==> flow/design.v <==
`timescale 1ns / 1ps
`default_nettype none
module Nbit_reg #(parameter n=1, r=0)
   (input  wire [n-1:0] in,
    output wire [n-1:0] out,
    input  wire         clk,
    input  wire         we,
    input  wire         gwe,
    input  wire         rst
    );
   reg [n-1:0] state;
   assign out = state;
   always @(posedge clk) 
     begin 
       if (gwe & rst) 
         state <= r;
       else if (gwe & we) 
         state <= in; 
     end
endmodule
module gp1(input wire a, b,
           output wire g, p);
   assign g = a & b;
   assign p = a | b;
endmodule
module gp4(input wire [3:0] gin, pin,
           input wire cin,
           output wire gout, pout,
           output wire [2:0] cout);
  assign pout = (&  pin [3:0]);
  assign gout = (gin[0] & pin[1] & pin[2] & pin[3]) |(gin[1] & pin[2] & pin[3])| (gin[2] & pin[3]) | gin[3];
  assign cout[0] = (gin[0] | pin[0] & cin); 
  assign cout[1] = (gin[1] | pin[1] & cout[0]);
  assign cout[2] = (gin[2] | pin[2] & cout[1]);
endmodule
module cla16
  (input wire [15:0]  a, b,
   input wire         cin,
   output wire [15:0] sum);
  wire [15:0] gin, pin;
  genvar i;
  for(i = 0; i < 16; i=i+1) begin
    gp1 g(.a(a[i]), .b(b[i]), .g(gin[i]), .p(pin[i]));
  end
  wire [15:0] cout;
  wire g30_1, p30_1;
  gpn #(4) gf1(.gin(gin[3:0]), .pin(pin[3:0]), .cin(cin), .gout(g30_1), .pout(p30_1), .cout(cout[2:0]));
  assign cout[3] = (cin & p30_1) | g30_1;
  wire g30_2, p30_2;
  gp4 gf2(.gin(gin[7:4]), .pin(pin[7:4]), .cin(cout[3]), .gout(g30_2), .pout(p30_2), .cout(cout[6:4]));
  assign cout[7] = (cout[3] & p30_2) | g30_2;
  wire g30_3, p30_3;
  gp4 gf3(.gin(gin[11:8]), .pin(pin[11:8]), .cin(cout[7]), .gout(g30_3), .pout(p30_3), .cout(cout[10:8]));
  assign cout[11] = (cout[7] & p30_3) | g30_3;
  wire g30_4, p30_4;
  gp4 gf4(.gin(gin[15:12]), .pin(pin[15:12]), .cin(cout[11]), .gout(g30_4), .pout(p30_4), .cout(cout[14:12]));
  assign cout[15] = (cout[11] & p30_4) | g30_4;
  assign sum[0] = a[0] ^ b[0] ^ cin;
  for(i = 1; i < 16; i = i + 1) begin
    assign sum[i] = a[i] ^ b[i] ^ cout[i - 1];
  end
endmodule
module gpn
  #(parameter N = 4)
  (input wire [N-1:0] gin, pin,
   input wire  cin,
   output wire gout, pout,
   output wire [N-2:0] cout);
  assign pout = (&  pin [N - 1:0]);
  wire [N-2: 0] temp;
  genvar i;
  for (i = 0; i < N-1; i = i + 1) begin
    assign temp[i] = gin[i] & (& pin[N-1:i+1]);
  end
  assign gout = (| temp [N-2:0]) | gin[N-1];
  assign cout[0] = (gin[0] | pin[0] & cin); 
  for(i = 0; i < N - 2; i = i + 1) begin
    assign cout[i + 1] = (gin[i + 1] | pin[i + 1] & cout[i]);
  end
endmodule
`timescale 1ns / 1ps
`default_nettype none
module lc4_divider(input  wire [15:0] i_dividend,
                   input  wire [15:0] i_divisor,
                   output wire [15:0] o_remainder,
                   output wire [15:0] o_quotient);
      wire [15:0] temp_rem [16:0];
      wire [15:0] temp_quot [16:0];
      wire [15:0] temp_div [16:0];
      assign temp_rem[0] = 16'b0;
      assign temp_quot[0] = 16'b0;
      assign temp_div[0] = i_dividend;
      genvar i;
      for (i = 0; i < 16; i = i + 1) begin
            lc4_divider_one_iter div_one_iter(.i_dividend(temp_div[i]),
                              .i_divisor(i_divisor),
                              .i_remainder(temp_rem[i]),
                              .i_quotient(temp_quot[i]),
                              .o_dividend(temp_div[i + 1]),
                              .o_remainder(temp_rem[i + 1]),
                              .o_quotient(temp_quot[i + 1]));
      end
      wire divisor_zero_check = (i_divisor == 16'b0);
      assign o_quotient = divisor_zero_check ? 16'b0 : temp_quot[16];
      assign o_remainder = divisor_zero_check ? 16'b0 : temp_rem[16];
endmodule  
module lc4_divider_one_iter(input  wire [15:0] i_dividend,
                            input  wire [15:0] i_divisor,
                            input  wire [15:0] i_remainder,
                            input  wire [15:0] i_quotient,
                            output wire [15:0] o_dividend,
                            output wire [15:0] o_remainder,
                            output wire [15:0] o_quotient);
      wire zerocheck = 0 == i_divisor;
      assign o_dividend = i_dividend << 1;
      wire [15:0] div_shift_t, a_comp_t, prequot, preremainder, tempquot, remshift;
      assign remshift = i_remainder << 1;
      assign div_shift_t = (i_dividend >> 15) & 1'b1;
      assign a_comp_t =  div_shift_t | remshift;
      wire select_t = a_comp_t < i_divisor;
      assign preremainder = (select_t ? a_comp_t : (a_comp_t - i_divisor));
      assign o_remainder = zerocheck ? 16'b0 : preremainder;
      assign tempquot = i_quotient << 1;
      assign prequot = (select_t ? tempquot : tempquot | 1'b1);
      assign o_quotient = zerocheck ? 16'b0 : prequot;
endmodule
`timescale 1ns / 1ps
`default_nettype none
module cla_input_rs (  
      input wire [15:0] insn,
      input wire [15:0] pc,
      input wire [15:0] r1,
      output wire [15:0] rs
);
      assign rs = (insn[15:12] == 4'd1) | (insn[15:12] == 4'd6) | (insn[15:12] == 4'd7) ? r1 : pc;
endmodule
module cla_input_rt (  
      input wire [15:0] insn,
      input wire [15:0] r2,
      input wire [15:0] imm11,
      input wire [15:0] imm5,
      input wire [15:0] uimm7,
      input wire [15:0] imm9,
      input wire [15:0] imm6,
      output wire [15:0] rt
);
      wire [15:0] mux1, mux2;
      assign mux1 = (insn[5:4] == 2'b00) ? r2 : ((insn[5:4] == 2'b01) ? ~r2 : imm5);
      assign mux2 = imm9;
      assign rt = (insn[15:12] == 4'b1100) ? imm11 : 
                  ((insn[15:12] == 4'b0001) ? mux1 : 
                   (insn[15:12] == 4'b0010) ? uimm7 :
                   (insn[15:12] == 4'b0000) ? mux2 :
                   (insn[15:12] == 4'b0110 | insn[15:12] == 4'b0111) ? imm6:
                   16'b0
                  );
endmodule
module cla_input_ci (
      input wire [15:0] insn,
      output wire cin
);
      wire mux_top = (insn[5:3] == 3'b010) ? ((insn[15:12] == 4'b0001) ? 1 : 0) : 0;
      wire mux_bot = (insn[15:12] == 4'b0000 | insn[15:12] == 4'b0100 | insn[15:12] == 4'b1100 | insn[15:12] == 4'b1111) ? 1 : 0;
      assign cin = mux_top | mux_bot;
endmodule
module comparators (
      input wire [15:0] insn,
      input wire [15:0] r1,
      input wire [15:0] r2,
      input wire [15:0] imm7,
      input wire [15:0] uimm7,
      output wire [15:0] comp_out
);
      wire [15:0] mux_rs = (insn[8:7] == 2'b00 | insn[8:7] == 2'b10) ? $signed(r1) : r1; 
      wire [15:0] mux_rt = (insn[8:7] == 2'b00) ? $signed(r2) : 
                        (insn[8:7] == 2'b01) ? r2 :
                        (insn[8:7] == 2'b10) ? imm7 :
                        uimm7;
      wire signed [15:0] signed_comp_out = ($signed(mux_rs) > $signed(mux_rt)) ? 16'b1 : ($signed(mux_rs) == $signed(mux_rt)) ? 16'b0 : 16'hFFFF;
      wire [15:0] unsigned_comp_out = (mux_rs > mux_rt) ? 16'b1 : (mux_rs == mux_rt) ? 16'b0 : 16'hFFFF;
      assign comp_out = (insn[8:7] == 2'b00 | insn[8:7] == 2'b10) ? signed_comp_out : unsigned_comp_out;
endmodule
module lc4_alu(input  wire [15:0] i_insn,
               input wire [15:0]  i_pc,
               input wire [15:0]  i_r1data,
               input wire [15:0]  i_r2data,
               output wire [15:0] o_result);
      wire [15:0] imm5, imm6, imm7, imm9, imm11, uimm4, uimm7, uimm8;
      assign uimm4 = {12'b0, i_insn[3:0]};
      assign uimm7 = {9'b0, i_insn[6:0]};
      assign uimm8 = {8'b0, i_insn[7:0]};
      assign imm5 = {{12{i_insn[4]}}, i_insn[3:0]};
      assign imm6 = {{11{i_insn[5]}}, i_insn[4:0]};
      assign imm7 = {{10{i_insn[6]}}, i_insn[5:0]};
      assign imm9 = {{8{i_insn[8]}}, i_insn[7:0]};
      assign imm11 = {{6{i_insn[10]}}, i_insn[9:0]};
      wire cla_cin;
      wire [15:0] cla_rt, cla_rs;
      cla_input_ci get_cin(.insn(i_insn), .cin(cla_cin));
      cla_input_rs get_rs(.insn(i_insn), .pc(i_pc), .r1(i_r1data), .rs(cla_rs));
      cla_input_rt get_rt(.insn(i_insn), .r2(i_r2data), .imm11(imm11), .imm5(imm5), .uimm7(uimm7), .imm9(imm9), .imm6(imm6), .rt(cla_rt));
      wire [15:0] cla_output;
      cla16 get_cla_out(.a(cla_rs), .b(cla_rt), .cin(cla_cin), .sum(cla_output));
      wire [15:0] mult_out = i_r1data * i_r2data;
      wire [15:0] div_out, mod_out;
      lc4_divider div(.i_dividend(i_r1data), .i_divisor(i_r2data), .o_remainder(mod_out), .o_quotient(div_out));
      wire [15:0] math_mux = (i_insn[5:3] == 3'b011) ? div_out : (i_insn[5:3] == 3'b001) ? mult_out : cla_output;
      wire [15:0] comp_result;
      comparators get_comp(.insn(i_insn), .r1(i_r1data), .r2(i_r2data), .imm7(imm7), .uimm7(uimm7), .comp_out(comp_result));
      wire signed [15:0] sra_temp = $signed(i_r1data) >>> uimm4;
      wire [15:0] shift_result = (i_insn[5:4] == 2'b00) ? (i_r1data << uimm4) : 
                              (i_insn[5:4] == 2'b01) ? sra_temp : 
                              (i_insn[5:4] == 2'b10) ? (i_r1data >> uimm4) : 
                              mod_out;
      wire [15:0] hiconst = (i_r1data & 8'hFF) | (uimm8 << 8);
      wire [15:0] trap = 16'h8000 | uimm8;
      wire [15:0] basic_log = (i_insn[5:3] == 3'b000) ? i_r1data & i_r2data :
                              (i_insn[5:3] == 3'b001) ? ~i_r1data :
                              (i_insn[5:3] == 3'b010) ? i_r1data | i_r2data :
                              (i_insn[5:3] == 3'b011) ? i_r1data ^ i_r2data :
                              i_r1data & imm5;
      wire [15:0] jsr_out =  (i_insn[11] == 1) ? ((i_pc & 16'h8000) | (i_insn[10:0] << 4)) : i_r1data;
      wire [15:0] jmp_out = (i_insn[11] == 1) ? cla_output : i_r1data;
      assign o_result =  (i_insn[15:12] == 4'b0100) ? jsr_out : 
                        (i_insn[15:12] == 4'b0101) ? basic_log : 
                        (i_insn[15:12] == 4'b1101) ? hiconst : 
                        (i_insn[15:12] == 4'b1111) ? trap :  
                        (i_insn[15:12] == 4'b1001) ? imm9 : 
                        (i_insn[15:12] == 4'b1010) ? shift_result : 
                        (i_insn[15:12] == 4'b0010) ? comp_result : 
                        (i_insn[15:12] == 4'b0001) ? math_mux : 
                        (i_insn[15:12] == 4'b1100) ? jmp_out : 
                        (i_insn[15:12] == 4'b0000) ? cla_output : 
                        (i_insn[15:12] == 4'b0110) ? cla_output : 
                        (i_insn[15:12] == 4'b0111) ? cla_output :
                        (i_insn[15:12] == 4'b1000) ? i_r1data : 
                        16'b0;
endmodule
`timescale 1ns / 1ps
`default_nettype none
module lc4_decoder(input  wire [15:0] insn,                
                   output wire [ 2:0] r1sel,               
                   output wire        r1re,                
                   output wire [ 2:0] r2sel,               
                   output wire        r2re,                
                   output wire [ 2:0] wsel,                
                   output wire        regfile_we,          
                   output wire        nzp_we,              
                   output wire        select_pc_plus_one,  
                   output wire        is_load,             
                   output wire        is_store,            
                   output wire        is_branch,           
                   output wire        is_control_insn      
                   );
   wire [3:0] opcode = insn[15:12];
   assign     is_branch = (opcode == 4'b0000 & insn != 0);
   wire       is_arith = (opcode == 4'b0001);
   wire       is_add = (is_arith & (insn[5:3] == 3'b000));
   wire       is_mul = (is_arith & (insn[5:3] == 3'b001));
   wire       is_sub = (is_arith & (insn[5:3] == 3'b010));
   wire       is_div = (is_arith & (insn[5:3] == 3'b011));
   wire       is_addi = (is_arith & insn[5]);
   wire       is_compare = (opcode == 4'b0010);
   wire       is_cmp = (is_compare & (insn[8:7] == 2'b00));
   wire       is_cmpu = (is_compare & (insn[8:7] == 2'b01));
   wire       is_cmpi = (is_compare & (insn[8:7] == 2'b10));
   wire       is_cmpiu = (is_compare & (insn[8:7] == 2'b11));
   wire       is_jsr = (insn[15:11] == 5'b01001);
   wire       is_jsrr = (insn[15:11] == 5'b01000);
   wire       is_logic = (opcode == 4'b0101);
   wire       is_and = (is_logic & (insn[5:3] == 3'b000));
   wire       is_not = (is_logic & (insn[5:3] == 3'b001));
   wire       is_or = (is_logic & (insn[5:3] == 3'b010));
   wire       is_xor = (is_logic & (insn[5:3] == 3'b011));
   wire       is_andi = (is_logic & insn[5]);
   wire       is_ldr = (opcode == 4'b0110);
   wire       is_str = (opcode == 4'b0111);
   wire       is_rti = (opcode == 4'b1000);
   wire       is_const = (opcode == 4'b1001);
   wire       is_shift = (opcode == 4'b1010);
   wire       is_sll = (is_shift & (insn[5:4] == 2'b00));
   wire       is_sra = (is_shift & (insn[5:4] == 2'b01));
   wire       is_srl = (is_shift & (insn[5:4] == 2'b10));
   wire       is_mod = (is_shift & (insn[5:4] == 2'b11));
   wire       is_jmpr = (insn[15:11] == 5'b11000);
   wire       is_jmp = (insn[15:11] == 5'b11001);
   wire       is_hiconst = (opcode == 4'b1101);
   wire       is_trap = (opcode == 4'b1111);
   assign r1sel = (is_compare | is_hiconst) ? insn[11:9] :   
                  (is_rti) ? 3'd7 : insn[8:6];
   assign r1re = is_arith | 
                 is_compare | 
                 is_jsrr | 
                 is_logic | 
                 is_ldr | 
                 is_str | 
                 is_rti | 
                 is_shift | 
                 is_jmpr |
                 is_hiconst
                 ;
   assign r2sel = (is_str) ? insn[11:9] : insn[2:0];  
   assign r2re = is_add | is_mul |  is_sub | is_div |
                 is_cmp | is_cmpu |
                 is_and | is_or | is_xor |
                 is_str |
                 is_mod;
   assign wsel = (is_jsr | is_jsrr | is_trap) ? 3'd7 : insn[11:9];   
   assign regfile_we = is_arith | is_jsr | is_jsrr | is_logic | is_ldr | is_const | is_shift | is_hiconst | is_trap;
   assign nzp_we = regfile_we | is_compare;
   assign select_pc_plus_one = is_trap | is_jsrr | is_jsr;
   assign is_load = is_ldr;
   assign is_store = is_str;
   assign is_control_insn =  is_jsr | is_jsrr | is_rti | is_jmpr | is_jmp | is_trap;
endmodule
`timescale 1ns / 1ps
`default_nettype none
module lc4_regfile #(parameter n = 16)
   (input  wire         clk,
    input  wire         gwe,
    input  wire         rst,
    input  wire [  2:0] i_rs,       
    output wire [n-1:0] o_rs_data,  
    input  wire [  2:0] i_rt,       
    output wire [n-1:0] o_rt_data,  
    input  wire [  2:0] i_rd,       
    input  wire [n-1:0] i_wdata,    
    input  wire         i_rd_we     
    );
    wire [8:0] registers_write_q;
    wire [16:0] o_data_temp [8:0];
    genvar i;
    for (i = 0; i < 8; i=i+1) begin
        assign registers_write_q[i] = (i_rd == i) & i_rd_we;
        Nbit_reg #(16, 0) thing_register(.in(i_wdata), .out(o_data_temp[i]), .clk(clk), .we(registers_write_q[i]), .gwe(gwe), .rst(rst));
    end
    assign o_rs_data = i_rs == 0 ? o_data_temp[0] :
                       i_rs == 1 ? o_data_temp[1] :
                       i_rs == 2 ? o_data_temp[2] :
                       i_rs == 3 ? o_data_temp[3] :
                       i_rs == 4 ? o_data_temp[4] :
                       i_rs == 5 ? o_data_temp[5] :
                       i_rs == 6 ? o_data_temp[6] :
                       o_data_temp[7];
    assign o_rt_data = i_rt == 0 ? o_data_temp[0] :
                       i_rt == 1 ? o_data_temp[1] :
                       i_rt == 2 ? o_data_temp[2] :
                       i_rt == 3 ? o_data_temp[3] :
                       i_rt == 4 ? o_data_temp[4] :
                       i_rt == 5 ? o_data_temp[5] :
                       i_rt == 6 ? o_data_temp[6] :
                       o_data_temp[7];
endmodule
`timescale 1ns / 1ps
`default_nettype none
module lc4_processor
   (input  wire        clk,                 
    input wire         rst,  
    input wire         gwe,  
    output wire [15:0] o_cur_pc,  
    input wire [15:0]  i_cur_insn,  
    output wire [15:0] o_dmem_addr,  
    input wire [15:0]  i_cur_dmem_data,  
    output wire        o_dmem_we,  
    output wire [15:0] o_dmem_towrite,  
    output wire [1:0]  test_stall,  
    output wire [15:0] test_cur_pc,  
    output wire [15:0] test_cur_insn,  
    output wire        test_regfile_we,  
    output wire [2:0]  test_regfile_wsel,  
    output wire [15:0] test_regfile_data,  
    output wire        test_nzp_we,  
    output wire [2:0]  test_nzp_new_bits,  
    output wire        test_dmem_we,  
    output wire [15:0] test_dmem_addr,  
    output wire [15:0] test_dmem_data,  
    input wire [7:0]   switch_data,  
    output wire [7:0]  led_data  
    );
   wire [15:0]   pc;       
   wire [15:0]   next_pc;  
   wire stall_load = is_load_X && ((r1sel_D_pre == wsel_X && r1re_D_pre) ||
                     ((r2sel_D_pre == wsel_X && r2re_D_pre) && ~is_store_D_pre));
   wire not_stall_q = ~stall_load && (~is_load_X || ~is_branch_D_pre);
   wire branched_q = (is_control_insn_X) || (is_branch_X & nzp_correct);
   wire [15:0] i_cur_insn_F = branched_q ? 16'b0 : i_cur_insn;
   wire [15:0] pc_F = branched_q ? 16'b0 : pc;
   wire [1:0] stall_F = branched_q ? 2'd2 : (not_stall_q ? 2'd0 : 2'd3);
   Nbit_reg #(16, 16'h8200) pc_reg (.in(next_pc), .out(pc), .clk(clk), .we(not_stall_q), .gwe(gwe), .rst(rst));
   wire [15:0] pc_D_pre, i_cur_insn_D_pre;
   Nbit_reg #(16, 16'h8200) pc_reg_D (.in(pc_F), .out(pc_D_pre), .clk(clk), .we(not_stall_q), .gwe(gwe), .rst(rst));
   Nbit_reg #(16, 16'b0) i_cur_insn_reg_D (.in(i_cur_insn_F), .out(i_cur_insn_D_pre), .clk(clk), .we(not_stall_q), .gwe(gwe), .rst(rst));
   wire [1:0] stall_D_pre;
   Nbit_reg #(2, 2'b10) stall_reg_D(.in(stall_F), .out(stall_D_pre), .clk(clk), .we(not_stall_q), .gwe(gwe), .rst(rst));
   wire [2:0] r1sel_D_pre, r2sel_D_pre, wsel_D_pre;
   wire r1re_D_pre, r2re_D_pre, regfile_we_D_pre, nzp_we_D_pre, select_pc_plus_one_D_pre, is_load_D_pre, is_store_D_pre, is_branch_D_pre, is_control_insn_D_pre;
   lc4_decoder decodermain(.insn(i_cur_insn_D_pre),  .r1sel(r1sel_D_pre), .r1re(r1re_D_pre), .r2sel(r2sel_D_pre), .r2re(r2re_D_pre), .wsel(wsel_D_pre), .regfile_we(regfile_we_D_pre), .nzp_we(nzp_we_D_pre), .select_pc_plus_one(select_pc_plus_one_D_pre), .is_load(is_load_D_pre), .is_store(is_store_D_pre), .is_branch(is_branch_D_pre), .is_control_insn(is_control_insn_D_pre));
   wire [15:0] o_rs_data1, o_rt_data1;
   lc4_regfile #(16) theregisterfile(.clk(clk), .gwe(gwe), .rst(rst),
    .i_rs(r1sel_D_pre),       
    .o_rs_data(o_rs_data1),  
    .i_rt(r2sel_D_pre),       
    .o_rt_data(o_rt_data1),  
    .i_rd_we(regfile_we_W),     
    .i_rd(wsel_W),       
    .i_wdata(i_wdata)    
    );
   wire[15:0] o_rs_data = (r1sel_D_pre == wsel_W) && regfile_we_W && r1re_D_pre ? i_wdata : o_rs_data1;
   wire[15:0] o_rt_data = (r2sel_D_pre == wsel_W) && regfile_we_W && r2re_D_pre ? i_wdata : o_rt_data1;
   wire [15:0] pc_plus_1, pc_plus_1_D;
   cla16 cla_one(.a(pc), .b(0), .cin(1), .sum(pc_plus_1));
   Nbit_reg #(16, 16'b0) pc_plus_one_reg_D(.in(pc_plus_1), .out(pc_plus_1_D), .clk(clk), .we(not_stall_q), .gwe(gwe), .rst(rst));
   wire r1re_D, r2re_D, regfile_we_D, nzp_we_D, select_pc_plus_one_D, is_load_D, is_store_D, is_branch_D, is_control_insn_D;
   wire nop_question = branched_q || ~not_stall_q;
   wire [15:0] pc_D = nop_question ? 16'b0 :  pc_D_pre;
   wire[15:0] i_cur_insn_D = nop_question ? 16'b0 :  i_cur_insn_D_pre;
   wire [2:0] r1sel_D,r2sel_D, wsel_D;
   assign r1sel_D = nop_question ? 3'b0 :  r1sel_D_pre;
   assign r2sel_D = nop_question ? 3'b0 :  r2sel_D_pre;
   assign wsel_D = nop_question ? 3'b0 :  wsel_D_pre;
   assign r1re_D = nop_question ? 1'b0 :  r1re_D_pre;
   assign r2re_D = nop_question ? 1'b0 :  r2re_D_pre;
   assign regfile_we_D = nop_question ? 1'b0 :  regfile_we_D_pre;
   assign select_pc_plus_one_D = nop_question ? 1'b0 :  select_pc_plus_one_D_pre;
   assign is_load_D = nop_question ? 1'b0 : is_load_D_pre;
   assign is_store_D = nop_question ? 1'b0 :  is_store_D_pre;
   assign is_branch_D = nop_question ? 1'b0 :  is_branch_D_pre;
   assign is_control_insn_D = nop_question ? 1'b0 :  is_control_insn_D_pre;
   assign nzp_we_D = nop_question ? 1'b0 :  nzp_we_D_pre;
   wire [1:0] stall_D = branched_q ? 2'b10 : (not_stall_q ? stall_D_pre : 2'b11);
   wire [1:0] stall_X;
   wire [2:0] r1sel_X,r2sel_X, wsel_X;
   wire r1re_X, r2re_X, regfile_we_X, nzp_we_X, select_pc_plus_one_X, is_load_X, is_store_X, is_branch_X, is_control_insn_X;
   wire [15:0] pc_X, o_rs_data_X, o_rt_data_X, i_cur_insn_X, pc_plus_1_X;
   Nbit_reg #(2, 2'b10) stall_reg_X(.in(stall_D), .out(stall_X), .clk(clk), .we(1'b1), .gwe(gwe), .rst(rst));
   Nbit_reg #(16, 16'h8200) pc_reg_X (.in(pc_D), .out(pc_X), .clk(clk), .we(1'b1), .gwe(gwe), .rst(rst));
   Nbit_reg #(16, 0) reg_rs_X (.in(o_rs_data), .out(o_rs_data_X), .clk(clk), .we(1'b1), .gwe(gwe), .rst(rst));
   Nbit_reg #(16, 0) reg_rt_X (.in(o_rt_data), .out(o_rt_data_X), .clk(clk), .we(1'b1), .gwe(gwe), .rst(rst));
   Nbit_reg #(16, 16'b0) pc_plus_one_reg_X(.in(pc_plus_1_D), .out(pc_plus_1_X), .clk(clk), .we(1'b1), .gwe(gwe), .rst(rst));
   Nbit_reg #(3, 0) r1sel_reg_X (.in(r1sel_D), .out(r1sel_X), .clk(clk), .we(1'b1), .gwe(gwe), .rst(rst));
   Nbit_reg #(3, 0) r2sel_reg_X (.in(r2sel_D), .out(r2sel_X), .clk(clk), .we(1'b1), .gwe(gwe), .rst(rst));
   Nbit_reg #(3, 0) wsel_reg_X (.in(wsel_D), .out(wsel_X), .clk(clk), .we(1'b1), .gwe(gwe), .rst(rst));
   Nbit_reg #(1, 0) r1re_reg_X (.in(r1re_D), .out(r1re_X), .clk(clk), .we(1'b1), .gwe(gwe), .rst(rst));
   Nbit_reg #(1, 0) r2re_reg_X (.in(r2re_D), .out(r2re_X), .clk(clk), .we(1'b1), .gwe(gwe), .rst(rst));
   Nbit_reg #(1, 0) regfile_we_reg_X (.in(regfile_we_D), .out(regfile_we_X), .clk(clk), .we(1'b1), .gwe(gwe), .rst(rst));
   Nbit_reg #(1, 0) nzp_we_reg_X (.in(nzp_we_D), .out(nzp_we_X), .clk(clk), .we(1'b1), .gwe(gwe), .rst(rst));
   Nbit_reg #(1, 0) select_pc_plus_one_reg_X (.in(select_pc_plus_one_D), .out(select_pc_plus_one_X), .clk(clk), .we(1'b1), .gwe(gwe), .rst(rst));
   Nbit_reg #(1, 0) is_load_reg_X (.in(is_load_D), .out(is_load_X), .clk(clk), .we(1'b1), .gwe(gwe), .rst(rst));
   Nbit_reg #(1, 0) is_store_reg_X (.in(is_store_D), .out(is_store_X), .clk(clk), .we(1'b1), .gwe(gwe), .rst(rst));
   Nbit_reg #(1, 0) is_branch_reg_X (.in(is_branch_D), .out(is_branch_X), .clk(clk), .we(1'b1), .gwe(gwe), .rst(rst));
   Nbit_reg #(1, 0) is_control_insn_reg_X (.in(is_control_insn_D), .out(is_control_insn_X), .clk(clk), .we(1'b1), .gwe(gwe), .rst(rst));
   Nbit_reg #(16, 0) i_cur_insn_reg_X (.in(i_cur_insn_D), .out(i_cur_insn_X), .clk(clk), .we(1'b1), .gwe(gwe), .rst(rst));
   wire [15:0] bypass_r1_1 = (r1sel_X == wsel_W) && regfile_we_W ? i_wdata : o_rs_data_X;
   wire [15:0] bypass_r2_1 = (r2sel_X == wsel_W) && regfile_we_W ? i_wdata : o_rt_data_X;
   wire [15:0] bypass_r1_full = (r1sel_X == wsel_M) && regfile_we_M ? alu_result_M : bypass_r1_1;
   wire [15:0] bypass_r2_full = (r2sel_X == wsel_M) && regfile_we_M ? alu_result_M : bypass_r2_1;
   wire [15:0] alu_result;
   lc4_alu alu_main(.i_insn(i_cur_insn_X), .i_pc(pc_X), .i_r1data(bypass_r1_full), .i_r2data(bypass_r2_full),
               .o_result(alu_result));
   wire [1:0] stall_M;
   Nbit_reg #(2, 2'b10) stall_reg_M(.in(stall_X), .out(stall_M), .clk(clk), .we(1'b1), .gwe(gwe), .rst(rst));
   wire [15:0] pc_M;
   Nbit_reg #(16, 16'h8200) pc_reg_M (.in(pc_X), .out(pc_M), .clk(clk), .we(1'b1), .gwe(gwe), .rst(rst));
   wire [15:0] o_rs_data_M;
   wire [15:0] o_rt_data_M_1;
   wire [15:0] alu_result_M;
   Nbit_reg #(16, 0) reg_rs_M (.in(bypass_r1_full), .out(o_rs_data_M), .clk(clk), .we(1'b1), .gwe(gwe), .rst(rst));
   Nbit_reg #(16, 0) reg_rt_M (.in(bypass_r2_full), .out(o_rt_data_M_1), .clk(clk), .we(1'b1), .gwe(gwe), .rst(rst));
   Nbit_reg #(16, 0) alu_result_reg_M (.in(alu_result), .out(alu_result_M), .clk(clk), .we(1'b1), .gwe(gwe), .rst(rst));
   wire[15:0] pc_plus_1_M;
   Nbit_reg #(16, 16'b0) pc_plus_one_reg_M(.in(pc_plus_1_X), .out(pc_plus_1_M), .clk(clk), .we(1'b1), .gwe(gwe), .rst(rst));
   wire [15:0] i_cur_insn_M;
   wire [2:0] r1sel_M, r2sel_M, wsel_M;
   wire r1re_M, r2re_M, regfile_we_M, nzp_we_M, select_pc_plus_one_M, is_load_M, is_store_M, is_branch_M, is_control_insn_M;
   Nbit_reg #(3, 0) r1sel_reg_M (.in(r1sel_X), .out(r1sel_M), .clk(clk), .we(1'b1), .gwe(gwe), .rst(rst));
   Nbit_reg #(3, 0) r2sel_reg_M (.in(r2sel_X), .out(r2sel_M), .clk(clk), .we(1'b1), .gwe(gwe), .rst(rst));
   Nbit_reg #(3, 0) wsel_reg_M (.in(wsel_X), .out(wsel_M), .clk(clk), .we(1'b1), .gwe(gwe), .rst(rst));
   Nbit_reg #(1, 0) r1re_reg_M (.in(r1re_X), .out(r1re_M), .clk(clk), .we(1'b1), .gwe(gwe), .rst(rst));
   Nbit_reg #(1, 0) r2re_reg_M (.in(r2re_X), .out(r2re_M), .clk(clk), .we(1'b1), .gwe(gwe), .rst(rst));
   Nbit_reg #(1, 0) regfile_we_reg_M (.in(regfile_we_X), .out(regfile_we_M), .clk(clk), .we(1'b1), .gwe(gwe), .rst(rst));
   Nbit_reg #(1, 0) nzp_we_reg_M (.in(nzp_we_X), .out(nzp_we_M), .clk(clk), .we(1'b1), .gwe(gwe), .rst(rst));
   Nbit_reg #(1, 0) select_pc_plus_one_reg_M (.in(select_pc_plus_one_X), .out(select_pc_plus_one_M), .clk(clk), .we(1'b1), .gwe(gwe), .rst(rst));
   Nbit_reg #(1, 0) is_load_reg_M (.in(is_load_X), .out(is_load_M), .clk(clk), .we(1'b1), .gwe(gwe), .rst(rst));
   Nbit_reg #(1, 0) is_store_reg_M (.in(is_store_X), .out(is_store_M), .clk(clk), .we(1'b1), .gwe(gwe), .rst(rst));
   Nbit_reg #(1, 0) is_branch_reg_M (.in(is_branch_X), .out(is_branch_M), .clk(clk), .we(1'b1), .gwe(gwe), .rst(rst));
   Nbit_reg #(1, 0) is_control_insn_reg_M (.in(is_control_insn_X), .out(is_control_insn_M), .clk(clk), .we(1'b1), .gwe(gwe), .rst(rst));
   Nbit_reg #(16, 0) i_cur_insn_reg_M (.in(i_cur_insn_X), .out(i_cur_insn_M), .clk(clk), .we(1'b1), .gwe(gwe), .rst(rst));
   wire [15:0] o_rt_data_M =  regfile_we_W && is_store_M && r2sel_M == wsel_W ? i_wdata : o_rt_data_M_1;
   wire [15:0] o_dmem_towrite_M = is_store_M ? o_rt_data_M : 16'b0;
   wire o_dmem_we_M = is_store_M;
   wire [15:0] o_dmem_addr_M = (is_load_M | is_store_M) ? alu_result_M : 16'b0;
   assign o_dmem_we = o_dmem_we_M;
   assign o_dmem_addr = o_dmem_addr_M;
   assign o_dmem_towrite = o_dmem_towrite_M;
   wire [15:0] i_cur_dmem_data_M = i_cur_dmem_data;
   Nbit_reg #(2, 2'b10) stall_reg_W(.in(stall_M), .out(test_stall), .clk(clk), .we(1'b1), .gwe(gwe), .rst(rst));
   wire [15:0] o_dmem_addr_W, o_dmem_towrite_W, i_cur_dmem_data_W;
   wire o_dmem_we_W;
   Nbit_reg #(16, 0) o_dem_addr_reg_W (.in(o_dmem_addr_M), .out(o_dmem_addr_W), .clk(clk), .we(1'b1), .gwe(gwe), .rst(rst));
   Nbit_reg #(16, 0) o_dem_towrite_reg_W (.in(o_dmem_towrite_M), .out(o_dmem_towrite_W), .clk(clk), .we(1'b1), .gwe(gwe), .rst(rst));
   Nbit_reg #(1, 0) o_dem_we_reg_W (.in(o_dmem_we_M), .out(o_dmem_we_W), .clk(clk), .we(1'b1), .gwe(gwe), .rst(rst));
   Nbit_reg #(16, 0) i_cur_dmem_data_reg_W (.in(i_cur_dmem_data_M), .out(i_cur_dmem_data_W), .clk(clk), .we(1'b1), .gwe(gwe), .rst(rst));
   wire[15:0] pc_plus_1_W;
   Nbit_reg #(16, 16'b0) pc_plus_one_reg_W(.in(pc_plus_1_M), .out(pc_plus_1_W), .clk(clk), .we(1'b1), .gwe(gwe), .rst(rst));
   wire [15:0] pc_W;
   Nbit_reg #(16, 16'h8200) pc_reg_W (.in(pc_M), .out(pc_W), .clk(clk), .we(1'b1), .gwe(gwe), .rst(rst));
   wire [15:0] o_rs_data_W;
   wire [15:0] o_rt_data_W;
   wire [15:0] alu_result_W;
   Nbit_reg #(16, 0) reg_rs_W (.in(o_rs_data_M), .out(o_rs_data_W), .clk(clk), .we(1'b1), .gwe(gwe), .rst(rst));
   Nbit_reg #(16, 0) reg_rt_W (.in(o_rt_data_M), .out(o_rt_data_W), .clk(clk), .we(1'b1), .gwe(gwe), .rst(rst));
   Nbit_reg #(16, 0) alu_result_reg_W (.in(alu_result_M), .out(alu_result_W), .clk(clk), .we(1'b1), .gwe(gwe), .rst(rst));
   wire [15:0] i_cur_insn_W;
   wire [2:0] r1sel_W, r2sel_W, wsel_W;
   wire r1re_W, r2re_W, regfile_we_W, nzp_we_W, select_pc_plus_one_W, is_load_W, is_store_W, is_branch_W, is_control_insn_W;
   Nbit_reg #(3, 0) r1sel_reg_W (.in(r1sel_M), .out(r1sel_W), .clk(clk), .we(1'b1), .gwe(gwe), .rst(rst));
   Nbit_reg #(3, 0) r2sel_reg_W (.in(r2sel_M), .out(r2sel_W), .clk(clk), .we(1'b1), .gwe(gwe), .rst(rst));
   Nbit_reg #(3, 0) wsel_reg_W (.in(wsel_M), .out(wsel_W), .clk(clk), .we(1'b1), .gwe(gwe), .rst(rst));
   Nbit_reg #(1, 0) r1re_reg_W (.in(r1re_M), .out(r1re_W), .clk(clk), .we(1'b1), .gwe(gwe), .rst(rst));
   Nbit_reg #(1, 0) r2re_reg_W (.in(r2re_M), .out(r2re_W), .clk(clk), .we(1'b1), .gwe(gwe), .rst(rst));
   Nbit_reg #(1, 0) regfile_we_reg_W (.in(regfile_we_M), .out(regfile_we_W), .clk(clk), .we(1'b1), .gwe(gwe), .rst(rst));
   Nbit_reg #(1, 0) nzp_we_reg_W (.in(nzp_we_M), .out(nzp_we_W), .clk(clk), .we(1'b1), .gwe(gwe), .rst(rst));
   Nbit_reg #(1, 0) select_pc_plus_one_reg_W (.in(select_pc_plus_one_M), .out(select_pc_plus_one_W), .clk(clk), .we(1'b1), .gwe(gwe), .rst(rst));
   Nbit_reg #(1, 0) is_load_reg_W (.in(is_load_M), .out(is_load_W), .clk(clk), .we(1'b1), .gwe(gwe), .rst(rst));
   Nbit_reg #(1, 0) is_store_reg_W (.in(is_store_M), .out(is_store_W), .clk(clk), .we(1'b1), .gwe(gwe), .rst(rst));
   Nbit_reg #(1, 0) is_branch_reg_W (.in(is_branch_M), .out(is_branch_W), .clk(clk), .we(1'b1), .gwe(gwe), .rst(rst));
   Nbit_reg #(1, 0) is_control_insn_reg_W (.in(is_control_insn_M), .out(is_control_insn_W), .clk(clk), .we(1'b1), .gwe(gwe), .rst(rst));
   Nbit_reg #(16, 0) i_cur_insn_reg_W (.in(i_cur_insn_M), .out(i_cur_insn_W), .clk(clk), .we(1'b1), .gwe(gwe), .rst(rst));
   wire [15:0] nzp_new_bits_input = is_control_insn_X ? pc_plus_1_X : alu_result;
   wire [2:0] nzp_new_bits = ($signed(nzp_new_bits_input) == 0) ? 3'b010 : 
                        ($signed(nzp_new_bits_input) > 0) ? 3'b001 :
                        3'b100;
   wire nzp_from_load = is_load_M && ~(nzp_we_X && ~is_load_X);
   wire [2:0] nzp_load_bits = ($signed(i_cur_dmem_data) == 0) ? 3'b010 :
                              ($signed(i_cur_dmem_data) > 0) ? 3'b001 :
                              3'b100;
   wire [2:0] nzp_reg_in = nzp_from_load ? nzp_load_bits : nzp_new_bits;
   wire [2:0] nzp_new_bits_M;
   Nbit_reg #(3, 0) nzp_reg_M (.in(nzp_new_bits), .out(nzp_new_bits_M), .clk(clk), .we(1'b1), .gwe(gwe), .rst(rst));
   wire [2:0] nzp_new_bits_W;
   Nbit_reg #(3, 0) nzp_reg_W (.in(nzp_new_bits_M), .out(nzp_new_bits_W), .clk(clk), .we(1'b1), .gwe(gwe), .rst(rst));
   wire nzp_correct = i_cur_insn_X[11] == 1 & nzp_old_bits == 3'b100 | 
                     i_cur_insn_X[10] == 1 & nzp_old_bits == 3'b010 |
                     i_cur_insn_X[9] == 1 & nzp_old_bits == 3'b001;
   wire [2:0] nzp_old_bits;
   Nbit_reg #(3, 0) nzp_reg (.in(nzp_reg_in), .out(nzp_old_bits), .clk(clk), .we(nzp_we_X | is_load_M), .gwe(gwe), .rst(rst));
   assign next_pc = (branched_q) ? alu_result : pc_plus_1;
   wire [15:0] alu_datamem_output = is_load_W ? i_cur_dmem_data_W : alu_result_W;
   wire [15:0] i_wdata = (select_pc_plus_one_W ? pc_plus_1_W : alu_datamem_output);
   assign test_cur_pc = pc_W;
   assign test_cur_insn = i_cur_insn_W;
   assign test_regfile_wsel = wsel_W;
   assign test_regfile_data = regfile_we_W ? i_wdata : 16'b0;
   assign test_nzp_we = nzp_we_W;
   assign test_dmem_we = is_store_W;
   assign test_nzp_new_bits = is_load_W ? ($signed(i_cur_dmem_data_W) == 0) ? 3'b010 : 
                        ($signed(i_cur_dmem_data_W) > 0) ? 3'b001 :
                        3'b100 : nzp_new_bits_W;
   assign test_dmem_addr = o_dmem_addr_W;
   assign test_dmem_data = is_store_W ? o_dmem_towrite_W : (is_load_W ? i_cur_dmem_data_W : 16'b0);
   assign test_regfile_we = regfile_we_W;
   assign o_cur_pc = pc;
endmodule
`timescale 1ns / 1ps
`default_nettype none
module lc4_core
   (input  wire        clk,
    input  wire        rst,
    output wire [15:0] o_cur_pc,
    input  wire [15:0] i_cur_insn,
    output wire [15:0] o_dmem_addr,
    input  wire [15:0] i_cur_dmem_data,
    output wire        o_dmem_we,
    output wire [15:0] o_dmem_towrite,
    output wire [1:0]  test_stall,
    output wire [15:0] test_cur_pc,
    output wire [15:0] test_cur_insn,
    output wire        test_regfile_we,
    output wire [2:0]  test_regfile_wsel,
    output wire [15:0] test_regfile_data,
    output wire        test_nzp_we,
    output wire [2:0]  test_nzp_new_bits,
    output wire        test_dmem_we,
    output wire [15:0] test_dmem_addr,
    output wire [15:0] test_dmem_data
    );
   wire [7:0] led_unused;
   lc4_processor proc (.clk(clk), .rst(rst), .gwe(1'b1),
                       .o_cur_pc(o_cur_pc), .i_cur_insn(i_cur_insn),
                       .o_dmem_addr(o_dmem_addr), .i_cur_dmem_data(i_cur_dmem_data),
                       .o_dmem_we(o_dmem_we), .o_dmem_towrite(o_dmem_towrite),
                       .test_stall(test_stall), .test_cur_pc(test_cur_pc),
                       .test_cur_insn(test_cur_insn), .test_regfile_we(test_regfile_we),
                       .test_regfile_wsel(test_regfile_wsel), .test_regfile_data(test_regfile_data),
                       .test_nzp_we(test_nzp_we), .test_nzp_new_bits(test_nzp_new_bits),
                       .test_dmem_we(test_dmem_we), .test_dmem_addr(test_dmem_addr),
                       .test_dmem_data(test_dmem_data),
                       .switch_data(8'd0), .led_data(led_unused));
endmodule
Appendix: tool output

From RTL to reports: lc4_core
Tool output for the design above before and after an edit, in the order of the flow.
Lines under "orig" count in the file above, lines under "edited" in the edited file.
"delta": "edited" minus "orig" as printed here.
Operators carry their Yosys type and port widths (W data, S select, Z words).
Library cell names are shortened.
{ "setup": {"top": "lc4_core", "clock_port": "clk", "cell_library": "sky130hd", "corner": "tt_025C_1v80"} }

The edit
The edit as a unified diff against the file above.
This change comes from a script, not from a designer. The edited design behaves differently; no optimisation was intended.
begin of diff
@@ -209,5 +209,5 @@
       comparators get_comp(.insn(i_insn), .r1(i_r1data), .r2(i_r2data), .imm7(imm7), .uimm7(uimm7), .comp_out(comp_result));
       wire signed [15:0] sra_temp = $signed(i_r1data) >>> uimm4;
-      wire [15:0] shift_result = (i_insn[5:4] == 2'b00) ? (i_r1data << uimm4) : 
+      wire [15:0] shift_result = (i_insn[5:4] == 2'b00) ? (i_r1data << 1) : 
                               (i_insn[5:4] == 2'b01) ? sra_temp : 
                               (i_insn[5:4] == 2'b10) ? (i_r1data >> uimm4) : 
end of diff

Word-level counts
Yosys after proc, flatten, opt, wreduce and memory -nomap, before mapping. Print and check cells are not counted.
{ "word_totals": {"columns": ["item", "orig", "edited", "delta"], "rows": [
  ["regBits", 516, 516, 0],
  ["latch_bits", 0, 0, 0],
  ["ramBits", 0, 0, 0],
  ["mem_bits_ro", 0, 0, 0],
  ["clocked_rd_ports_x_width", 0, 0, 0],
  ["n_memories", 0, 0, 0],
  ["output_inout_bits", 140, 140, 0],
  ["elab_cells", 604, 603, -1]
]} }
{ "classes": {"columns": ["item", "orig", "edited", "delta"], "rows": [
  ["add_sub_neg", 16, 16, 0],
  ["n_mul", 1, 1, 0],
  ["div_mod_pow", 0, 0, 0],
  ["compare", 21, 21, 0],
  ["eq_ne", 71, 71, 0],
  ["shift", 3, 2, -1],
  ["n_mux", 139, 139, 0],
  ["bitwise", 244, 244, 0],
  ["reduce_and_logical", 48, 48, 0]
]} }
{ "op_table": {"columns": ["cell", "orig", "edited", "delta"], "rows": [
  ["$shl A16 B4 Y16", 1, 0, -1]
]} }
Operator kinds equal on both sides are left out: 52.

Logic depth
Depth = most cells in a row (Yosys ltp): at word level without a register or memory, in the mapped netlist without a sequential cell, where the memories' decode and read muxes count.
{ "logic_depth": {"columns": ["item", "orig", "edited", "delta"], "rows": [
  ["depth_word", 81, 81, 0],
  ["ABC_AREA", "0", "0", null],
  ["ltp_mapped", 195, 194, -1]
]} }

After synthesis
Yosys stat after the flow's synthesis: flattened, memories mapped to cells. It holds for the ABC_AREA given above (unset counts as 0); a run with the other value may have another netlist.
{ "mapped": {"columns": ["item", "orig", "edited", "delta"], "rows": [
  ["cell_count", 6209, 6154, -55],
  ["mapped_area_um2", 46029.1, 45971.6, -57.5],
  ["sequential_area_um2", 10309.9, 10309.9, 0.0],
  ["flip_flops", 515, 515, 0],
  ["buf_cells", 396, 398, 2]
]} }
{ "by_type": {"columns": ["type", "orig", "edited", "delta"], "rows": [
  ["nand2_1", 912, 770, -142],
  ["a211oi_1", 109, 158, 49],
  ["nor2_1", 625, 673, 48],
  ["o21ai_0", 331, 288, -43],
  ["mux2i_1", 79, 109, 30],
  ["o211ai_1", 47, 71, 24],
  ["clkbuf_1", 301, 321, 20],
  ["a21o_1", 100, 83, -17],
  ["nand2b_1", 32, 47, 15],
  ["a21oi_1", 552, 565, 13],
  ["xnor2_1", 163, 176, 13],
  ["a41oi_1", 8, 21, 13],
  ["mux4_2", 17, 5, -12],
  ["and2_1", 100, 111, 11],
  ["nand4_1", 28, 39, 11],
  ["nand3_1", 119, 109, -10],
  ["o31ai_1", 41, 31, -10],
  ["o22a_1", 13, 3, -10]
]} }
Cell types equal on both sides are left out: 13.
The list need not be complete.
The figures by module come from a second, unflattened synthesis with its own total; it is not the netlist above.
{ "hier_totals": {"columns": ["item", "orig", "edited", "delta"], "rows": [
  ["hier_cells", 7565, 7512, -53],
  ["hier_area_um2", 60690.7, 60366.6, -324.1]
]} }
Each row is one instance without its submodules.
{ "modules_orig": {"columns": ["mod", "n_inst", "n_cells", "area_um2", "seq_area_um2"], "rows": [
  ["lc4_divider_one_iter", 16, 221, 1505.2, 0.0],
  ["Nbit_reg", 19, 37, 509.2, 320.3],
  ["lc4_alu", 1, 1191, 8368.0, 0.0],
  ["lc4_processor", 1, 531, 3661.0, 0.0],
  ["Nbit_reg", 5, 39, 516.7, 320.3],
  ["Nbit_reg", 5, 37, 509.2, 320.3],
  ["lc4_regfile #(n=16)", 1, 313, 2397.3, 0.0],
  ["cla_input_rt", 1, 167, 1098.6, 0.0],
  ["Nbit_reg", 9, 8, 100.1, 60.1],
  ["lc4_divider", 1, 81, 827.0, 0.0],
  ["comparators", 1, 109, 792.0, 0.0],
  ["Nbit_reg", 17, 4, 41.3, 20.0],
  ["cla_input_rs", 1, 93, 696.9, 0.0],
  ["cla16", 2, 36, 335.3, 0.0]
]} }
orig: Further modules, not shown: 7.
{ "modules_edited": {"columns": ["mod", "n_inst", "n_cells", "area_um2", "seq_area_um2"], "rows": [
  ["lc4_divider_one_iter", 16, 221, 1505.2, 0.0],
  ["Nbit_reg", 19, 37, 509.2, 320.3],
  ["lc4_alu", 1, 1138, 8044.0, 0.0],
  ["lc4_processor", 1, 531, 3661.0, 0.0],
  ["Nbit_reg", 5, 39, 516.7, 320.3],
  ["Nbit_reg", 5, 37, 509.2, 320.3],
  ["lc4_regfile #(n=16)", 1, 313, 2397.3, 0.0],
  ["cla_input_rt", 1, 167, 1098.6, 0.0],
  ["Nbit_reg", 9, 8, 100.1, 60.1],
  ["lc4_divider", 1, 81, 827.0, 0.0],
  ["comparators", 1, 109, 792.0, 0.0],
  ["Nbit_reg", 17, 4, 41.3, 20.0],
  ["cla_input_rs", 1, 93, 696.9, 0.0],
  ["cla16", 2, 36, 335.3, 0.0]
]} }
edited: Further modules, not shown: 7.

Worst setup path after synthesis
Source: OpenSTA report_checks on the synthesized netlist (no wires, ideal clock, input and output delay 20% of the period each), path of least setup slack; recovery checks are left aside. Register names are those of the netlist, which keeps one name where synthesis merged equal registers.
{ "synth_timing": {"columns": ["item", "orig", "edited", "delta"], "rows": [
  ["kind", "register to register", "register to register", null],
  ["from", "register proc.wsel_reg_W.state[0]", "register proc.wsel_reg_W.state[0]", null],
  ["to", "register proc.nzp_reg.state", "register proc.nzp_reg.state", null],
  ["tclk_ns", 40.0, 40.0, 0.0],
  ["arrival_ns", 36.800, 37.165, 0.365],
  ["path_slack_ns", 3.078, 2.748, -0.330],
  ["delay_ns", 36.922, 37.253, 0.331],
  ["stages", 164, 163, -1],
  ["path_buffers", 27, 31, 4],
  ["period_less_setup_slack_ns", 36.922, 37.252, 0.330]
]} }
"delay_ns" = arrival - input delay + setup time.
"stages" counts driving pins, that of a launching flip-flop among them; a cell with two outputs on the path counts twice.
"period_less_setup_slack_ns" = period - worst setup slack (recovery checks aside). The figure is calculated, with input and output delays left at 20% of the set period.
Where an end lacks its bit number, it is one bit of the signal, or one of the new flip-flops if synthesis recoded a state register.
The rows between start and end are the longest chain of elaborated cells between them; the timing report does not say that the signal goes this way. Where chains are equally long, one stands for them.
Each line given opens the expression or statement behind the cell; cells for indexed reads and writes are added by Yosys, which also makes memories of some case tables.
{ "synth_between_orig": {"cell_sequence": "dfxtp_1 buf_6 xnor2_1 and4_1 buf_4 buf_4 mux2i_1 a21o_1 buf_1 ha_1 o211ai_1 nor4_2 and2_1 ha_1 a211oi_2 o21ai_0 a311o_1 a41oi_2 (+128 left out) clkbuf_1 mux2_2 and2_1 ha_1 or3_1 o21bai_1 a21o_1 a41o_1 o22ai_1 clkbuf_1 clkbuf_1 nand3_1 a21oi_1 o22ai_1 or3_1 nor4_1 o21ai_1 a311o_1", "elab_chain_len": 81} }
{ "synth_lines_orig": {"columns": ["item", "line", "rtl"], "rows": [
  ["start: declaration", 11, "reg [n-1:0] state;"],
  ["start: assignment", 16, "state <= r;"],
  ["start: assignment", 18, "state <= in;"],
  ["$eq A3 B3 Y1", 453, "wire [15:0] bypass_r1_1 = (r1sel_X == wsel_W) && regfile_we_W ? i_wdata : o_rs_data_X;"],
  ["$logic_and A1 B1 Y1", 453, null],
  ["$mux W16", 453, null],
  ["$mux W16", 455, "wire [15:0] bypass_r1_full = (r1sel_X == wsel_M) && regfile_we_M ? alu_result_M : bypass_r1_1;"],
  ["$sub A1 B15 Y15", 121, "assign preremainder = (select_t ? a_comp_t : (a_comp_t - i_divisor));"],
  ["$mux W15", 121, null],
  ["$mux W15", 122, "assign o_remainder = zerocheck ? 16'b0 : preremainder;"],
  ["(+67 left out)", null, null],
  ["$mux W16", 225, "(i_insn[15:12] == 4'b0101) ? basic_log :"],
  ["$mux W16", 224, "assign o_result =  (i_insn[15:12] == 4'b0100) ? jsr_out :"],
  ["$mux W16", 529, "wire [15:0] nzp_new_bits_input = is_control_insn_X ? pc_plus_1_X : alu_result;"],
  ["$gt A16 B1 Y1", 531, "($signed(nzp_new_bits_input) > 0) ? 3'b001 :"],
  ["$mux W3", 531, null],
  ["$mux W3", 530, "wire [2:0] nzp_new_bits = ($signed(nzp_new_bits_input) == 0) ? 3'b010 :"],
  ["$mux W3", 537, "wire [2:0] nzp_reg_in = nzp_from_load ? nzp_load_bits : nzp_new_bits;"],
  ["end: assignment", 16, null],
  ["end: assignment", 18, null],
  ["end: declaration", 11, null]
]} }
{ "synth_between_edited": {"cell_sequence": "dfxtp_1 xnor2_2 and4_1 buf_2 buf_1 mux2i_1 a21o_1 buf_1 ha_1 nand2_1 a22o_1 a22o_1 fa_1 a211oi_1 o21ai_0 and3_1 o21ai_0 and2_1 (+127 left out) o41ai_1 and2_1 ha_1 nand2_1 nor2_1 a211oi_1 o31a_1 clkbuf_1 o211ai_1 a21oi_1 o41ai_1 a311oi_1 o211ai_1 or4_1 nor4_2 a21o_2 a221oi_2 nor4_2"} }
{ "synth_lines_edited": {"columns": ["item", "line", "rtl"], "rows": [
  ["start: declaration", 11, "reg [n-1:0] state;"],
  ["start: assignment", 16, "state <= r;"],
  ["start: assignment", 18, "state <= in;"],
  ["end: assignment", 16, null],
  ["end: assignment", 18, null],
  ["end: declaration", 11, null]
]} }
edited: No chain of elaborated cells between the ends is given.

Timing after layout
From the final timing report of the runs of set A: the path of least setup slack in the routed layout; clock arrival at registers is part of the times.
{ "layout_timing": {"columns": ["item", "orig", "edited", "delta"], "rows": [
  ["kind", "register to register", "register to register", null],
  ["from", "register proc.wsel_reg_W.state[2]", "register proc.is_load_reg_W.state", null],
  ["to", "register proc.nzp_reg.state", "register proc.nzp_reg.state", null],
  ["tclk_ns", 39.0, 39.0, 0.0],
  ["arrival_ns", 37.57, 37.28, -0.29],
  ["path_slack_ns", 1.89, 2.19, 0.30],
  ["stages", 168, 161, -7],
  ["path_buffers", 15, 15, 0]
]} }
Where an end lacks its bit number, it is one bit of the signal, or one of the new flip-flops if synthesis recoded a state register.
The rows between start and end are the longest chain of elaborated cells between them; the timing report does not say that the signal goes this way. Where chains are equally long, one stands for them.
{ "layout_between_orig": {"cell_sequence": "dfxtp_1 buf_4 xnor2_1 a41oi_1 a211oi_2 nor2_1 clkinv_1 ha_1 inv_1 ha_1 o221a_2 nand3_2 nor2_1 a21oi_1 o21ai_1 fa_1 a211oi_2 o21ai_0 (+132 left out) o211ai_1 nor2_1 ha_1 a21oi_1 o21ai_0 a21o_1 a41o_1 o22ai_1 buf_6 o211ai_1 a2111oi_0 buf_4 o32ai_1 buf_4 nand3_1 o21ai_0 o21ai_1 o22ai_1"} }
{ "layout_lines_orig": {"columns": ["item", "line", "rtl"], "rows": [
  ["start: declaration", 11, "reg [n-1:0] state;"],
  ["start: assignment", 16, "state <= r;"],
  ["start: assignment", 18, "state <= in;"],
  ["end: assignment", 16, null],
  ["end: assignment", 18, null],
  ["end: declaration", 11, null]
]} }
orig: No chain of elaborated cells between the ends is given.
{ "layout_between_edited": {"cell_sequence": "dfxtp_2 buf_4 mux2i_1 o21ai_1 buf_4 nor4_2 a211oi_1 or4b_1 a2111oi_4 buf_4 nor2b_1 ha_1 a21o_1 a21oi_1 o21ai_0 o21ai_2 and2_1 buf_4 (+125 left out) and2_1 o41ai_2 and2_1 ha_1 nand2_1 nor2_1 a211oi_2 o31ai_2 buf_4 nand3_1 o32ai_1 o31ai_1 nand4_1 or4_1 nor4_4 a21oi_1 nand3_1 a21oi_1", "elab_chain_len": 81} }
{ "layout_lines_edited": {"columns": ["item", "line", "rtl"], "rows": [
  ["start: declaration", 11, "reg [n-1:0] state;"],
  ["start: assignment", 16, "state <= r;"],
  ["start: assignment", 18, "state <= in;"],
  ["$mux W16", 548, "wire [15:0] alu_datamem_output = is_load_W ? i_cur_dmem_data_W : alu_result_W;"],
  ["$mux W16", 549, "wire [15:0] i_wdata = (select_pc_plus_one_W ? pc_plus_1_W : alu_datamem_output);"],
  ["$mux W16", 453, "wire [15:0] bypass_r1_1 = (r1sel_X == wsel_W) && regfile_we_W ? i_wdata : o_rs_data_X;"],
  ["$mux W16", 455, "wire [15:0] bypass_r1_full = (r1sel_X == wsel_M) && regfile_we_M ? alu_result_M : bypass_r1_1;"],
  ["$sub A1 B15 Y15", 121, "assign preremainder = (select_t ? a_comp_t : (a_comp_t - i_divisor));"],
  ["$mux W15", 121, null],
  ["$mux W15", 122, "assign o_remainder = zerocheck ? 16'b0 : preremainder;"],
  ["(+67 left out)", null, null],
  ["$mux W16", 225, "(i_insn[15:12] == 4'b0101) ? basic_log :"],
  ["$mux W16", 224, "assign o_result =  (i_insn[15:12] == 4'b0100) ? jsr_out :"],
  ["$mux W16", 529, "wire [15:0] nzp_new_bits_input = is_control_insn_X ? pc_plus_1_X : alu_result;"],
  ["$gt A16 B1 Y1", 531, "($signed(nzp_new_bits_input) > 0) ? 3'b001 :"],
  ["$mux W3", 531, null],
  ["$mux W3", 530, "wire [2:0] nzp_new_bits = ($signed(nzp_new_bits_input) == 0) ? 3'b010 :"],
  ["$mux W3", 537, "wire [2:0] nzp_reg_in = nzp_from_load ? nzp_load_bits : nzp_new_bits;"],
  ["end: assignment", 16, null],
  ["end: assignment", 18, null],
  ["end: declaration", 11, null]
]} }

Flow runs
Both versions went through the flow (Yosys, OpenROAD) with the same settings in each pair. Constraints: input delay and output delay 20% of the set period each, output load 0.01 pF.
{ "settings_set_A": {"CORE_UTILIZATION": 40, "period_ns": 39.0, "CAP_MARGIN": 20, "CORE_MARGIN": 2, "SLEW_MARGIN": 20} }
{ "results_set_A": {"columns": ["item", "orig", "edited", "delta"], "rows": [
  ["post_synth_area_um2", 46029.1, 45971.6, -57.5],
  ["design.die.area_um2", 117803.0, 117656.0, -147.0],
  ["cell_area_final_um2", 52312.7, 52261.4, -51.3],
  ["final_util_pct", 45.8, 45.8, 0.0],
  ["setup_ws_ns", 1.894, 2.187, 0.293],
  ["final_setup_tns_ns", 0.000, 0.000, 0.000],
  ["hold_worst_slack_ns", 0.416, 0.411, -0.005],
  ["period_less_ws_ns", 37.106, 36.813, -0.293]
]} }
{ "settings_set_B": {"CELL_PAD_IN_SITES_DETAIL_PLACEMENT": 2, "CORE_MARGIN": 2, "CORE_UTILIZATION": 23, "CTS_CLUSTER_DIAMETER": 315, "GPL_ROUTABILITY_DRIVEN": 0, "PLACE_DENSITY_LB_ADDON": 0.29, "SETUP_SLACK_MARGIN": -2.0, "period_ns": 66.8, "CAP_MARGIN": 20, "SLEW_MARGIN": 20} }
{ "results_set_B": {"columns": ["item", "orig", "edited", "delta"], "rows": [
  ["post_synth_area_um2", 46029.1, 45971.6, -57.5],
  ["design.die.area_um2", 203721.0, 203469.0, -252.0],
  ["cell_area_final_um2", 52708.1, 52775.6, 67.5],
  ["final_util_pct", 26.5, 26.5, 0.0],
  ["setup_ws_ns", 19.114, 19.456, 0.342],
  ["final_setup_tns_ns", 0.000, 0.000, 0.000],
  ["hold_worst_slack_ns", 0.438, 0.430, -0.008],
  ["period_less_ws_ns", 47.686, 47.344, -0.342]
]} }
"period_less_ws_ns" = clock period - worst setup slack. The figure is calculated, with input and output delays left at 20% of the set period.
